==> flow/design.v <==
module fairArb (
	input logic [15:0] bids,
	output logic [15:0] wins,
	input logic get_next_win,
	input logic clk,
	input logic rst
		);
	parameter SIZE = 3;
	parameter S0=3'b000, S1=3'b001, S2=3'b010, S3=3'b011, S4=3'b100, S5=3'b101, S6=3'b110;
	logic [SIZE-1:0] state;
	logic [SIZE-1:0] next_state;
	logic [3:0] dec1;
	logic [3:0] dec2;
	logic [15:0] bid1;
	logic [15:0] bid2;
	logic [15:0] b [15:0];
	logic [15:0] d [15:0];
	logic [15:0] out_check;
	logic [3:0] new_priority;
	logic [3:0] pr_in;
	logic [15:0] bids_cycle_f;
	logic [3:0] priority_f;
	logic [3:0] priority_d;
	logic [15:0] wins_d;
	logic sB, sD;
	logic [1:0] sC;
	always @ (*) begin
		case (sC)
			2'b00: priority_d = dec2;
			2'b01: priority_d = priority_f;
			2'b10: priority_d = pr_in;
			2'b11: priority_d = 0;
		endcase
	end
	always @ (*) begin
		case (sB)
			1'b0: wins_d = bid1;
			1'b1: wins_d = bid2;
		endcase
	end
	always @ (*) begin
		case (sD)
			1'b0: begin
				bid2 = out_check;
				pr_in = new_priority + 1;
			end
			1'b1: begin
				bid2 = d[priority_f];
				pr_in = priority_f + 1;
			end
		endcase
	end
	always @ (*) begin
		bids_cycle_f = bids;
		next_state = S0;
		new_priority = 4'd0;
		out_check = 16'd0;
		if ((bids_cycle_f & 16'd1) != 16'b0) begin
			bid1 = 16'd1;
		end
		else if ((bids_cycle_f & 16'd2) != 16'b0) begin
			bid1 = 16'd2;
		end
		else if ((bids_cycle_f & 16'd4) != 16'b0) begin
			bid1 = 16'd4;
		end
		else if ((bids_cycle_f & 16'd8) != 16'b0) begin
			bid1 = 16'd8;
		end
		else if ((bids_cycle_f & 16'd16) != 16'b0) begin
			bid1 = 16'd16;
		end
		else if ((bids_cycle_f & 16'd32) != 16'b0) begin
			bid1 = 16'd32;
		end
		else if ((bids_cycle_f & 16'd64) != 16'b0) begin
			bid1 = 16'd64;
		end
		else if ((bids_cycle_f & 16'd128) != 16'b0) begin
			bid1 = 16'd128;
		end
		else if ((bids_cycle_f & 16'd256) != 16'b0) begin
			bid1 = 16'd256;
		end
		else if ((bids_cycle_f & 16'd512) != 16'b0) begin
			bid1 = 16'd512;
		end
		else if ((bids_cycle_f & 16'd1024) != 16'b0) begin
			bid1 = 16'd1024;
		end
		else if ((bids_cycle_f & 16'd2048) != 16'b0) begin
			bid1 = 16'd2048;
		end
		else if ((bids_cycle_f & 16'd4096) != 16'b0) begin
			bid1 = 16'd4096;
		end
		else if ((bids_cycle_f & 16'd8192) != 16'b0) begin
			bid1 = 16'd8192;
		end
		else if ((bids_cycle_f & 16'd16384) != 16'b0) begin
			bid1 = 16'd16384;
		end
		else if ((bids_cycle_f & 16'd32768) != 16'b0) begin
			bid1 = 16'd32768;
		end
		else begin
			bid1 = 0;
		end
		d[0] = bids_cycle_f & 16'd1;
		b[0] = (bids_cycle_f & 16'd1) >> 0;
		d[1] = bids_cycle_f & 16'd2;
		b[1] = (bids_cycle_f & 16'd2) >> 1;
		d[2] = bids_cycle_f & 16'd4;
		b[2] = (bids_cycle_f & 16'd4) >> 2;
		d[3] = bids_cycle_f & 16'd8;
		b[3] = (bids_cycle_f & 16'd8) >> 3;
		d[4] = bids_cycle_f & 16'd16;
		b[4] = (bids_cycle_f & 16'd16) >> 4;
		d[5] = bids_cycle_f & 16'd32;
		b[5] = (bids_cycle_f & 16'd32) >> 5;
		d[6] = bids_cycle_f & 16'd64;
		b[6] = (bids_cycle_f & 16'd64) >> 6;
		d[7] = bids_cycle_f & 16'd128;
		b[7] = (bids_cycle_f & 16'd128) >> 7;
		d[8] = bids_cycle_f & 16'd256;
		b[8] = (bids_cycle_f & 16'd256) >> 8;
		d[9] = bids_cycle_f & 16'd512;
		b[9] = (bids_cycle_f & 16'd512) >> 9;
		d[10] = bids_cycle_f & 16'd1024;
		b[10] = (bids_cycle_f & 16'd1024) >> 10;
		d[11] = bids_cycle_f & 16'd2048;
		b[11] = (bids_cycle_f & 16'd2048) >> 11;
		d[12] = bids_cycle_f & 16'd4096;
		b[12] = (bids_cycle_f & 16'd4096) >> 12;
		d[13] = bids_cycle_f & 16'd8192;
		b[13] = (bids_cycle_f & 16'd8192) >> 13;
		d[14] = bids_cycle_f & 16'd16384;
		b[14] = (bids_cycle_f & 16'd16384) >> 14;
		d[15] = bids_cycle_f & 16'd32768;
		b[15] = (bids_cycle_f & 16'd32768) >> 15;
                case (wins_d)
                16'd1: begin
                        dec1 = 0;
                end
                16'd2: begin
                        dec1 = 1;
                end
                16'd4: begin
                        dec1 = 2;
                end
                16'd8: begin
                        dec1 = 3;
                end
                16'd16: begin
                        dec1 = 4;
                end
                16'd32: begin
                        dec1 = 5;
                end
                16'd64: begin
                        dec1 = 6;
                end
                16'd128: begin
                        dec1 = 7;
                end
                16'd256: begin
                        dec1 = 8;
                end
                16'd512: begin
                        dec1 = 9;
                end
                16'd1024: begin
                        dec1 = 10;
                end
                16'd2048: begin
                        dec1 = 11;
                end
                16'd4096: begin
                        dec1 = 12;
                end
                16'd8192: begin
                        dec1 = 13;
                end
                16'd16384: begin
                        dec1 = 14;
                end
                16'd32768: begin
                        dec1 = 15;
                end
                default: begin
                        dec1 = 0;
                end
                endcase
		dec2 = dec1 + 1'b1;
		sD = b[priority_f] & 1'b1;
		if (bids_cycle_f == 16'b0) begin
			out_check = 16'b0;
			new_priority = new_priority;
		end
		else begin
			case (priority_f)
			5'd0: begin
			case (1'b1)
			b[1]: begin
			  new_priority = 1;
			  out_check = d[1];
			end
			b[2]: begin
			  new_priority = 2;
			  out_check = d[2];
			end
			b[3]: begin
			  new_priority = 3;
			  out_check = d[3];
			end
			b[4]: begin
			  new_priority = 4;
			  out_check = d[4];
			end
			b[5]: begin
			  new_priority = 5;
			  out_check = d[5];
			end
			b[6]: begin
			  new_priority = 6;
			  out_check = d[6];
			end
			b[7]: begin
			  new_priority = 7;
			  out_check = d[7];
			end
			b[8]: begin
			  new_priority = 8;
			  out_check = d[8];
			end
			b[9]: begin
			  new_priority = 9;
			  out_check = d[9];
			end
			b[10]: begin
			  new_priority = 10;
			  out_check = d[10];
			end
			b[11]: begin
			  new_priority = 11;
			  out_check = d[11];
			end
			b[12]: begin
			  new_priority = 12;
			  out_check = d[12];
			end
			b[13]: begin
			  new_priority = 13;
			  out_check = d[13];
			end
			b[14]: begin
			  new_priority = 14;
			  out_check = d[14];
			end
			b[15]: begin
			  new_priority = 15;
			  out_check = d[15];
			end
			endcase
			end
			5'd1: begin
			case (1'b1)
			b[2]: begin
			  new_priority = 2;
			  out_check = d[2];
			end
			b[3]: begin
			  new_priority = 3;
			  out_check = d[3];
			end
			b[4]: begin
			  new_priority = 4;
			  out_check = d[4];
			end
			b[5]: begin
			  new_priority = 5;
			  out_check = d[5];
			end
			b[6]: begin
			  new_priority = 6;
			  out_check = d[6];
			end
			b[7]: begin
			  new_priority = 7;
			  out_check = d[7];
			end
			b[8]: begin
			  new_priority = 8;
			  out_check = d[8];
			end
			b[9]: begin
			  new_priority = 9;
			  out_check = d[9];
			end
			b[10]: begin
			  new_priority = 10;
			  out_check = d[10];
			end
			b[11]: begin
			  new_priority = 11;
			  out_check = d[11];
			end
			b[12]: begin
			  new_priority = 12;
			  out_check = d[12];
			end
			b[13]: begin
			  new_priority = 13;
			  out_check = d[13];
			end
			b[14]: begin
			  new_priority = 14;
			  out_check = d[14];
			end
			b[15]: begin
			  new_priority = 15;
			  out_check = d[15];
			end
			b[0]: begin
			  new_priority = 0;
			  out_check = d[0];
			end
			endcase
			end
			5'd2: begin
			case (1'b1)
			b[3]: begin
			  new_priority = 3;
			  out_check = d[3];
			end
			b[4]: begin
			  new_priority = 4;
			  out_check = d[4];
			end
			b[5]: begin
			  new_priority = 5;
			  out_check = d[5];
			end
			b[6]: begin
			  new_priority = 6;
			  out_check = d[6];
			end
			b[7]: begin
			  new_priority = 7;
			  out_check = d[7];
			end
			b[8]: begin
			  new_priority = 8;
			  out_check = d[8];
			end
			b[9]: begin
			  new_priority = 9;
			  out_check = d[9];
			end
			b[10]: begin
			  new_priority = 10;
			  out_check = d[10];
			end
			b[11]: begin
			  new_priority = 11;
			  out_check = d[11];
			end
			b[12]: begin
			  new_priority = 12;
			  out_check = d[12];
			end
			b[13]: begin
			  new_priority = 13;
			  out_check = d[13];
			end
			b[14]: begin
			  new_priority = 14;
			  out_check = d[14];
			end
			b[15]: begin
			  new_priority = 15;
			  out_check = d[15];
			end
			b[0]: begin
			  new_priority = 0;
			  out_check = d[0];
			end
			b[1]: begin
			  new_priority = 1;
			  out_check = d[1];
			end
			endcase
			end
			5'd3: begin
			case (1'b1)
			b[4]: begin
			  new_priority = 4;
			  out_check = d[4];
			end
			b[5]: begin
			  new_priority = 5;
			  out_check = d[5];
			end
			b[6]: begin
			  new_priority = 6;
			  out_check = d[6];
			end
			b[7]: begin
			  new_priority = 7;
			  out_check = d[7];
			end
			b[8]: begin
			  new_priority = 8;
			  out_check = d[8];
			end
			b[9]: begin
			  new_priority = 9;
			  out_check = d[9];
			end
			b[10]: begin
			  new_priority = 10;
			  out_check = d[10];
			end
			b[11]: begin
			  new_priority = 11;
			  out_check = d[11];
			end
			b[12]: begin
			  new_priority = 12;
			  out_check = d[12];
			end
			b[13]: begin
			  new_priority = 13;
			  out_check = d[13];
			end
			b[14]: begin
			  new_priority = 14;
			  out_check = d[14];
			end
			b[15]: begin
			  new_priority = 15;
			  out_check = d[15];
			end
			b[0]: begin
			  new_priority = 0;
			  out_check = d[0];
			end
			b[1]: begin
			  new_priority = 1;
			  out_check = d[1];
			end
			b[2]: begin
			  new_priority = 2;
			  out_check = d[2];
			end
			endcase
			end
			5'd4: begin
			case (1'b1)
			b[5]: begin
			  new_priority = 5;
			  out_check = d[5];
			end
			b[6]: begin
			  new_priority = 6;
			  out_check = d[6];
			end
			b[7]: begin
			  new_priority = 7;
			  out_check = d[7];
			end
			b[8]: begin
			  new_priority = 8;
			  out_check = d[8];
			end
			b[9]: begin
			  new_priority = 9;
			  out_check = d[9];
			end
			b[10]: begin
			  new_priority = 10;
			  out_check = d[10];
			end
			b[11]: begin
			  new_priority = 11;
			  out_check = d[11];
			end
			b[12]: begin
			  new_priority = 12;
			  out_check = d[12];
			end
			b[13]: begin
			  new_priority = 13;
			  out_check = d[13];
			end
			b[14]: begin
			  new_priority = 14;
			  out_check = d[14];
			end
			b[15]: begin
			  new_priority = 15;
			  out_check = d[15];
			end
			b[0]: begin
			  new_priority = 0;
			  out_check = d[0];
			end
			b[1]: begin
			  new_priority = 1;
			  out_check = d[1];
			end
			b[2]: begin
			  new_priority = 2;
			  out_check = d[2];
			end
			b[3]: begin
			  new_priority = 3;
			  out_check = d[3];
			end
			endcase
			end
			5'd5: begin
			case (1'b1)
			b[6]: begin
			  new_priority = 6;
			  out_check = d[6];
			end
			b[7]: begin
			  new_priority = 7;
			  out_check = d[7];
			end
			b[8]: begin
			  new_priority = 8;
			  out_check = d[8];
			end
			b[9]: begin
			  new_priority = 9;
			  out_check = d[9];
			end
			b[10]: begin
			  new_priority = 10;
			  out_check = d[10];
			end
			b[11]: begin
			  new_priority = 11;
			  out_check = d[11];
			end
			b[12]: begin
			  new_priority = 12;
			  out_check = d[12];
			end
			b[13]: begin
			  new_priority = 13;
			  out_check = d[13];
			end
			b[14]: begin
			  new_priority = 14;
			  out_check = d[14];
			end
			b[15]: begin
			  new_priority = 15;
			  out_check = d[15];
			end
			b[0]: begin
			  new_priority = 0;
			  out_check = d[0];
			end
			b[1]: begin
			  new_priority = 1;
			  out_check = d[1];
			end
			b[2]: begin
			  new_priority = 2;
			  out_check = d[2];
			end
			b[3]: begin
			  new_priority = 3;
			  out_check = d[3];
			end
			b[4]: begin
			  new_priority = 4;
			  out_check = d[4];
			end
			endcase
			end
			5'd6: begin
			case (1'b1)
			b[7]: begin
			  new_priority = 7;
			  out_check = d[7];
			end
			b[8]: begin
			  new_priority = 8;
			  out_check = d[8];
			end
			b[9]: begin
			  new_priority = 9;
			  out_check = d[9];
			end
			b[10]: begin
			  new_priority = 10;
			  out_check = d[10];
			end
			b[11]: begin
			  new_priority = 11;
			  out_check = d[11];
			end
			b[12]: begin
			  new_priority = 12;
			  out_check = d[12];
			end
			b[13]: begin
			  new_priority = 13;
			  out_check = d[13];
			end
			b[14]: begin
			  new_priority = 14;
			  out_check = d[14];
			end
			b[15]: begin
			  new_priority = 15;
			  out_check = d[15];
			end
			b[0]: begin
			  new_priority = 0;
			  out_check = d[0];
			end
			b[1]: begin
			  new_priority = 1;
			  out_check = d[1];
			end
			b[2]: begin
			  new_priority = 2;
			  out_check = d[2];
			end
			b[3]: begin
			  new_priority = 3;
			  out_check = d[3];
			end
			b[4]: begin
			  new_priority = 4;
			  out_check = d[4];
			end
			b[5]: begin
			  new_priority = 5;
			  out_check = d[5];
			end
			endcase
			end
			5'd7: begin
			case (1'b1)
			b[8]: begin
			  new_priority = 8;
			  out_check = d[8];
			end
			b[9]: begin
			  new_priority = 9;
			  out_check = d[9];
			end
			b[10]: begin
			  new_priority = 10;
			  out_check = d[10];
			end
			b[11]: begin
			  new_priority = 11;
			  out_check = d[11];
			end
			b[12]: begin
			  new_priority = 12;
			  out_check = d[12];
			end
			b[13]: begin
			  new_priority = 13;
			  out_check = d[13];
			end
			b[14]: begin
			  new_priority = 14;
			  out_check = d[14];
			end
			b[15]: begin
			  new_priority = 15;
			  out_check = d[15];
			end
			b[0]: begin
			  new_priority = 0;
			  out_check = d[0];
			end
			b[1]: begin
			  new_priority = 1;
			  out_check = d[1];
			end
			b[2]: begin
			  new_priority = 2;
			  out_check = d[2];
			end
			b[3]: begin
			  new_priority = 3;
			  out_check = d[3];
			end
			b[4]: begin
			  new_priority = 4;
			  out_check = d[4];
			end
			b[5]: begin
			  new_priority = 5;
			  out_check = d[5];
			end
			b[6]: begin
			  new_priority = 6;
			  out_check = d[6];
			end
			endcase
			end
			5'd8: begin
			case (1'b1)
			b[9]: begin
			  new_priority = 9;
			  out_check = d[9];
			end
			b[10]: begin
			  new_priority = 10;
			  out_check = d[10];
			end
			b[11]: begin
			  new_priority = 11;
			  out_check = d[11];
			end
			b[12]: begin
			  new_priority = 12;
			  out_check = d[12];
			end
			b[13]: begin
			  new_priority = 13;
			  out_check = d[13];
			end
			b[14]: begin
			  new_priority = 14;
			  out_check = d[14];
			end
			b[15]: begin
			  new_priority = 15;
			  out_check = d[15];
			end
			b[0]: begin
			  new_priority = 0;
			  out_check = d[0];
			end
			b[1]: begin
			  new_priority = 1;
			  out_check = d[1];
			end
			b[2]: begin
			  new_priority = 2;
			  out_check = d[2];
			end
			b[3]: begin
			  new_priority = 3;
			  out_check = d[3];
			end
			b[4]: begin
			  new_priority = 4;
			  out_check = d[4];
			end
			b[5]: begin
			  new_priority = 5;
			  out_check = d[5];
			end
			b[6]: begin
			  new_priority = 6;
			  out_check = d[6];
			end
			b[7]: begin
			  new_priority = 7;
			  out_check = d[7];
			end
			endcase
			end
			5'd9: begin
			case (1'b1)
			b[10]: begin
			  new_priority = 10;
			  out_check = d[10];
			end
			b[11]: begin
			  new_priority = 11;
			  out_check = d[11];
			end
			b[12]: begin
			  new_priority = 12;
			  out_check = d[12];
			end
			b[13]: begin
			  new_priority = 13;
			  out_check = d[13];
			end
			b[14]: begin
			  new_priority = 14;
			  out_check = d[14];
			end
			b[15]: begin
			  new_priority = 15;
			  out_check = d[15];
			end
			b[0]: begin
			  new_priority = 0;
			  out_check = d[0];
			end
			b[1]: begin
			  new_priority = 1;
			  out_check = d[1];
			end
			b[2]: begin
			  new_priority = 2;
			  out_check = d[2];
			end
			b[3]: begin
			  new_priority = 3;
			  out_check = d[3];
			end
			b[4]: begin
			  new_priority = 4;
			  out_check = d[4];
			end
			b[5]: begin
			  new_priority = 5;
			  out_check = d[5];
			end
			b[6]: begin
			  new_priority = 6;
			  out_check = d[6];
			end
			b[7]: begin
			  new_priority = 7;
			  out_check = d[7];
			end
			b[8]: begin
			  new_priority = 8;
			  out_check = d[8];
			end
			endcase
			end
			5'd10: begin
			case (1'b1)
			b[11]: begin
			  new_priority = 11;
			  out_check = d[11];
			end
			b[12]: begin
			  new_priority = 12;
			  out_check = d[12];
			end
			b[13]: begin
			  new_priority = 13;
			  out_check = d[13];
			end
			b[14]: begin
			  new_priority = 14;
			  out_check = d[14];
			end
			b[15]: begin
			  new_priority = 15;
			  out_check = d[15];
			end
			b[0]: begin
			  new_priority = 0;
			  out_check = d[0];
			end
			b[1]: begin
			  new_priority = 1;
			  out_check = d[1];
			end
			b[2]: begin
			  new_priority = 2;
			  out_check = d[2];
			end
			b[3]: begin
			  new_priority = 3;
			  out_check = d[3];
			end
			b[4]: begin
			  new_priority = 4;
			  out_check = d[4];
			end
			b[5]: begin
			  new_priority = 5;
			  out_check = d[5];
			end
			b[6]: begin
			  new_priority = 6;
			  out_check = d[6];
			end
			b[7]: begin
			  new_priority = 7;
			  out_check = d[7];
			end
			b[8]: begin
			  new_priority = 8;
			  out_check = d[8];
			end
			b[9]: begin
			  new_priority = 9;
			  out_check = d[9];
			end
			endcase
			end
			5'd11: begin
			case (1'b1)
			b[12]: begin
			  new_priority = 12;
			  out_check = d[12];
			end
			b[13]: begin
			  new_priority = 13;
			  out_check = d[13];
			end
			b[14]: begin
			  new_priority = 14;
			  out_check = d[14];
			end
			b[15]: begin
			  new_priority = 15;
			  out_check = d[15];
			end
			b[0]: begin
			  new_priority = 0;
			  out_check = d[0];
			end
			b[1]: begin
			  new_priority = 1;
			  out_check = d[1];
			end
			b[2]: begin
			  new_priority = 2;
			  out_check = d[2];
			end
			b[3]: begin
			  new_priority = 3;
			  out_check = d[3];
			end
			b[4]: begin
			  new_priority = 4;
			  out_check = d[4];
			end
			b[5]: begin
			  new_priority = 5;
			  out_check = d[5];
			end
			b[6]: begin
			  new_priority = 6;
			  out_check = d[6];
			end
			b[7]: begin
			  new_priority = 7;
			  out_check = d[7];
			end
			b[8]: begin
			  new_priority = 8;
			  out_check = d[8];
			end
			b[9]: begin
			  new_priority = 9;
			  out_check = d[9];
			end
			b[10]: begin
			  new_priority = 10;
			  out_check = d[10];
			end
			endcase
			end
			5'd12: begin
			case (1'b1)
			b[13]: begin
			  new_priority = 13;
			  out_check = d[13];
			end
			b[14]: begin
			  new_priority = 14;
			  out_check = d[14];
			end
			b[15]: begin
			  new_priority = 15;
			  out_check = d[15];
			end
			b[0]: begin
			  new_priority = 0;
			  out_check = d[0];
			end
			b[1]: begin
			  new_priority = 1;
			  out_check = d[1];
			end
			b[2]: begin
			  new_priority = 2;
			  out_check = d[2];
			end
			b[3]: begin
			  new_priority = 3;
			  out_check = d[3];
			end
			b[4]: begin
			  new_priority = 4;
			  out_check = d[4];
			end
			b[5]: begin
			  new_priority = 5;
			  out_check = d[5];
			end
			b[6]: begin
			  new_priority = 6;
			  out_check = d[6];
			end
			b[7]: begin
			  new_priority = 7;
			  out_check = d[7];
			end
			b[8]: begin
			  new_priority = 8;
			  out_check = d[8];
			end
			b[9]: begin
			  new_priority = 9;
			  out_check = d[9];
			end
			b[10]: begin
			  new_priority = 10;
			  out_check = d[10];
			end
			b[11]: begin
			  new_priority = 11;
			  out_check = d[11];
			end
			endcase
			end
			5'd13: begin
			case (1'b1)
			b[14]: begin
			  new_priority = 14;
			  out_check = d[14];
			end
			b[15]: begin
			  new_priority = 15;
			  out_check = d[15];
			end
			b[0]: begin
			  new_priority = 0;
			  out_check = d[0];
			end
			b[1]: begin
			  new_priority = 1;
			  out_check = d[1];
			end
			b[2]: begin
			  new_priority = 2;
			  out_check = d[2];
			end
			b[3]: begin
			  new_priority = 3;
			  out_check = d[3];
			end
			b[4]: begin
			  new_priority = 4;
			  out_check = d[4];
			end
			b[5]: begin
			  new_priority = 5;
			  out_check = d[5];
			end
			b[6]: begin
			  new_priority = 6;
			  out_check = d[6];
			end
			b[7]: begin
			  new_priority = 7;
			  out_check = d[7];
			end
			b[8]: begin
			  new_priority = 8;
			  out_check = d[8];
			end
			b[9]: begin
			  new_priority = 9;
			  out_check = d[9];
			end
			b[10]: begin
			  new_priority = 10;
			  out_check = d[10];
			end
			b[11]: begin
			  new_priority = 11;
			  out_check = d[11];
			end
			b[12]: begin
			  new_priority = 12;
			  out_check = d[12];
			end
			endcase
			end
			5'd14: begin
			case (1'b1)
			b[15]: begin
			  new_priority = 15;
			  out_check = d[15];
			end
			b[0]: begin
			  new_priority = 0;
			  out_check = d[0];
			end
			b[1]: begin
			  new_priority = 1;
			  out_check = d[1];
			end
			b[2]: begin
			  new_priority = 2;
			  out_check = d[2];
			end
			b[3]: begin
			  new_priority = 3;
			  out_check = d[3];
			end
			b[4]: begin
			  new_priority = 4;
			  out_check = d[4];
			end
			b[5]: begin
			  new_priority = 5;
			  out_check = d[5];
			end
			b[6]: begin
			  new_priority = 6;
			  out_check = d[6];
			end
			b[7]: begin
			  new_priority = 7;
			  out_check = d[7];
			end
			b[8]: begin
			  new_priority = 8;
			  out_check = d[8];
			end
			b[9]: begin
			  new_priority = 9;
			  out_check = d[9];
			end
			b[10]: begin
			  new_priority = 10;
			  out_check = d[10];
			end
			b[11]: begin
			  new_priority = 11;
			  out_check = d[11];
			end
			b[12]: begin
			  new_priority = 12;
			  out_check = d[12];
			end
			b[13]: begin
			  new_priority = 13;
			  out_check = d[13];
			end
			endcase
			end
			5'd15: begin
			case (1'b1)
			b[0]: begin
			  new_priority = 0;
			  out_check = d[0];
			end
			b[1]: begin
			  new_priority = 1;
			  out_check = d[1];
			end
			b[2]: begin
			  new_priority = 2;
			  out_check = d[2];
			end
			b[3]: begin
			  new_priority = 3;
			  out_check = d[3];
			end
			b[4]: begin
			  new_priority = 4;
			  out_check = d[4];
			end
			b[5]: begin
			  new_priority = 5;
			  out_check = d[5];
			end
			b[6]: begin
			  new_priority = 6;
			  out_check = d[6];
			end
			b[7]: begin
			  new_priority = 7;
			  out_check = d[7];
			end
			b[8]: begin
			  new_priority = 8;
			  out_check = d[8];
			end
			b[9]: begin
			  new_priority = 9;
			  out_check = d[9];
			end
			b[10]: begin
			  new_priority = 10;
			  out_check = d[10];
			end
			b[11]: begin
			  new_priority = 11;
			  out_check = d[11];
			end
			b[12]: begin
			  new_priority = 12;
			  out_check = d[12];
			end
			b[13]: begin
			  new_priority = 13;
			  out_check = d[13];
			end
			b[14]: begin
			  new_priority = 14;
			  out_check = d[14];
			end
			endcase
			end
			endcase
		end
        case (state)
        S0: begin
			sB = 0;
			sC = 2'b11;
			next_state = S1;
        end
        S1: begin
			sB = 0;
			sC = 2'b00;
			next_state = S2;
		end
		S2: begin
			sB = 1;
			if (get_next_win == 1)  begin
				if (bids_cycle_f == 16'b0) begin
					sC = 2'b01;
				end
				else begin
					sC = 2'b10;
				end
			end
			else begin
				sC = 2'b01;
			end
			next_state = S2;
		end
		default: begin
			sC = 2'b11;
			sB = 0;
		end
		endcase
	end
	always @ (posedge clk) begin
		if (~rst) begin
			wins <= 0;
		end
		else begin
			wins <= wins_d;
		end
	end
	always @ (posedge clk) begin
		if (~rst) begin
			priority_f <= 0;
		end
		else begin
			priority_f <= priority_d;
		end
	end
	always @ (posedge clk) begin
		if (~rst) begin
			state <= S0;
		end
		else begin
			state <= next_state;
		end
	end
endmodule
# == From RTL to reports: fairArb ==
# What the tools print for fairArb, step after step.
# Line numbers count from 1 in the design file above.
# Operators carry their Yosys type and port widths (W data, S select, Z words).
# Cell names lack the library's common part.
# Not given: n/a
# design
top,fairArb
clock_port,clk
lib,sky130hd
lib_corner,tt_025C_1v80

# == Word level ==
# Counts by Yosys on the flattened word-level netlist (proc, flatten, opt, wreduce). Print and check cells are left out. Cells with the same type and inputs are merged into one.
# bits
reg_bits,23
latch_bits,0
mem_bits_rw,0
rom_bits,0
clocked_rd_ports_x_width,0
mem_count,0
wordCells,530
# op_classes
add_sub_neg,3
mul,0
div,0
n_cmp,0
n_eq,35
shifts,0
mux,482
logic,2
reduce_logical,5
# op_table
op,n
$mux W16,122
$mux W4,195
$pmux W16 S16,2
$mux W15,15
$mux W14,14
$mux W13,13
$mux W12,12
$mux W11,11
$mux W10,10
$mux W3,29
$mux W9,9
$pmux W4 S16,1
$pmux W16 S2,2
$mux W8,8
$pmux W4 S15,1
$mux W7,7
$mux W6,6
$eq A4 B4 Y1 const B,8
$mux W5,5
$mux W2,11
$eq A16 B10 Y1 const B,1
$eq A16 B11 Y1 const B,1
$eq A16 B12 Y1 const B,1
$eq A16 B13 Y1 const B,1
$eq A16 B14 Y1 const B,1
$eq A16 B15 Y1 const B,1
$eq A16 B16 Y1 const B,1
$eq A16 B2 Y1 const B,1
# Other operator kinds: 26; their cells: 38.

# == Longest topological paths ==
# Longest topological path by Yosys (ltp), each cell counted once; first at word level (registers and memories cut), then after technology mapping (sequential cells cut; the memories' decode and read muxes count).
# logic_depth
depth_word,23
abc_area,0
mapped_depth,17
depth_no_buf,15

# == After synthesis ==
# The flow's flattened synthesis, as Yosys stat reports it; memories are mapped. The netlist is that of the ABC_AREA named above (0 if unset); the other value can give another one.
# Totals and module areas in this step are rounded.
# types
cell_type,n,type_area_um2
dfxtp_1,23,460.442
a21oi_1,25,125.12
nand2_1,32,120.115
nor2_1,31,116.362
o21ai_0,20,100.096
nand3_1,18,90.086
nor2b_1,14,87.584
nor3_1,14,70.067
nor4_4,3,63.811
nand2b_1,9,56.304
nand4_1,9,56.304
clkbuf_1,14,52.55
nor3b_1,7,52.55
a31oi_1,8,50.048
and2_1,8,50.048
buf_2,9,45.043
o211ai_1,6,45.043
o31ai_1,6,45.043
# Other cell types: 66; their cells: 123.
# synth_totals
cells,379
area_um2,2695
ff_cells,23
buffers,31

# == Timing after synthesis ==
# OpenSTA on the mapped netlist: ideal clock, no wires. The path of least setup slack (recovery checks aside). Input and output delay are each 20% of the period. Register names are those of the netlist, which keeps one name where synthesis merged equal registers.
# synth_timing
path_type,input port to flip-flop
startpoint,input port bids[2]
endpoint,register priority_f[2]
period_ps,4000
in_delay_ps,800
launch_ps,800
arrival_time_ps,3343
required_ps,3931
setup_slack_ps,588
delay_ps,2612
driving_pins,14
path_buffers,1
synth_period_reached_ps,3412
# "delay_ps" is the arrival time less input delay plus setup time.
# "driving_pins" counts driving pins, that of a launching flip-flop among them; a cell with two outputs on the path counts twice.
# "synth_period_reached_ps" is the clock period less the worst setup slack; recovery checks do not enter. This is arithmetic on one report: input and output delays are still those of the set period (20% each).
# The rows between start and end are the longest chain of elaborated cells between them; the timing report does not say that the signal goes this way. Where chains are equally long, one stands for them.
# A line is the first line of the expression or statement that the cell stems from. Yosys adds cells for indexed reads and writes and turns some case tables into memories.
# synth_via
cell_sequence,buf_6 or3b_1 a2111o_1 o2111ai_1 a211oi_1 o311a_1 nor3_1 nor2_1 nand4_1 ha_1 inv_1 and4b_1 a211o_1 a21oi_2
elab_chain_len,23
cells_between,277
classes_between,2 x add/sub; 18 x eq/ne; 254 x mux; 1 x logic; 2 x reduce/logical
# synth_rtl
item,line,rtl
"start, declared",2,"input logic [15:0] bids,"
$mux W3 (3 in a row),395,case (1'b1)
$mux W16 (12 in a row),395,
$pmux W16 S16,201,case (priority_f)
$mux W16,196,if (bids_cycle_f == 16'b0) begin
$pmux W16 S2,42,case (sD)
$pmux W16 S2,36,case (sB)
$eq A16 B16 Y1,141,case (wins_d)
$pmux W4 S15,141,
$add A4 B1 Y4,194,dec2 = dec1 + 1'b1;
$pmux W4 S3,28,case (sC)
"end, assigned",1270,priority_f <= 0;
"end, assigned",1273,priority_f <= priority_d;
"end, declared",22,logic [3:0] priority_f;

# == Path in the finished layout ==
# From the final timing report of flow run B: the path of least setup slack in the routed layout; clock arrival at registers is part of the times.
# The path's times are printed in steps of 10 ps; the period is the one set.
# layout_timing
path_type,input port to flip-flop
startpoint,input port bids[3]
endpoint,register priority_f[2]
period_ps,4000
in_delay_ps,800
launch_ps,800
arrival_time_ps,4200
required_ps,4200
setup_slack_ps,-10
driving_pins,14
path_buffers,1
# The rows between start and end are the longest chain of elaborated cells between them; the timing report does not say that the signal goes this way. Where chains are equally long, one stands for them.
# layout_via
cell_sequence,clkdlybuf4s50_1 nor2b_1 o31a_1 a21oi_2 nor3b_1 o211ai_1 nand3_1 and4_1 nand4_1 ha_1 inv_1 a41oi_1 a211o_1 a21oi_2
elab_chain_len,23
cells_between,276
classes_between,2 x add/sub; 18 x eq/ne; 253 x mux; 1 x logic; 2 x reduce/logical
# layout_rtl
item,line,rtl
"start, declared",2,"input logic [15:0] bids,"
$mux W4 (4 in a row),459,case (1'b1)
$mux W16 (11 in a row),459,
$pmux W16 S16,201,case (priority_f)
$mux W16,196,if (bids_cycle_f == 16'b0) begin
$pmux W16 S2,42,case (sD)
$pmux W16 S2,36,case (sB)
$eq A16 B16 Y1,141,case (wins_d)
$pmux W4 S15,141,
$add A4 B1 Y4,194,dec2 = dec1 + 1'b1;
$pmux W4 S3,28,case (sC)
"end, assigned",1270,priority_f <= 0;
"end, assigned",1273,priority_f <= priority_d;
"end, declared",22,logic [3:0] priority_f;

# Below are 5 stored runs of the flow (Yosys, OpenROAD; platform sky130hd) on fairArb, each with its settings and what was measured, unordered. Constraints: input delay and output delay 20% of the set period each, output load 0.01 pF.
# "achieved_clock_period_ps" means the clock period less the worst setup slack. The figure is calculated, with input and output delays left at 20% of the set period.
# "worst_path_ps" means the part of the period allowed to the worst setup path (the constraints hold back 20% at inputs and 20% at outputs) less its slack; where the path has registers, the arrival times of their clocks count too.
# "total_power_mw" rests on the timing tool's default activity at the inputs, not on a simulated workload.
# "worst_path_ps" is known to 10 ps.
# Measured values are rounded.
# A setting shown as . is not set for that run.
# A result given as . is not shown for that run.
name,flow run A,flow run B,flow run C,flow run D,flow run E
CAP_MARGIN,10,10,20,0,10
CELL_PAD_IN_SITES_DETAIL_PLACEMENT,1,.,.,0,.
CELL_PAD_IN_SITES_GLOBAL_PLACEMENT,1,.,.,.,.
CORE_ASPECT_RATIO,0.88,.,.,.,0.88
GPL_TIMING_DRIVEN,0,.,.,.,.
HOLD_SLACK_MARGIN,0.21,.,.,.,.
MAX_ROUTING_LAYER,met4,.,.,.,.
MIN_ROUTING_LAYER,met2,met2,.,met1,met1
PLACE_DENSITY_LB_ADDON,0.26,.,.,0.08,0.26
SETUP_SLACK_MARGIN,1.11,.,0.89,0.68,.
SLEW_MARGIN,25,20,20,20,20
TNS_END_PERCENT,5,.,.,.,.
period_ns,4.0,4.0,3.75,2.29,4.0
CORE_MARGIN,2,2,2,9,2
CORE_UTILIZATION,40,40,40,64,40
yosys_chip_area_um2,.,2695,2695,.,2695
die_area_um2,.,7411,7411,.,7412
cell_area_final_um2,.,3615,4389,.,3570
layout_utilization_pct,.,56.3,68.3,.,53.9
worstSetupSlack_ps,.,-5,481,.,241
tns_ps,.,-5,0,.,0
hold_ws_ps,.,453,438,.,447
total_power_mw,.,0.7935,0.9175,.,0.7534
achieved_clock_period_ps,.,4005,3269,.,3759
worst_path_ps,.,3210,2520,.,2960
worst_path_kind,.,input port to flip-flop,input port to flip-flop,.,input port to flip-flop
# Flow run A: not finished: routing ended with error GRT-0116
# Flow run D: not finished: placement ended with error DPL-0038
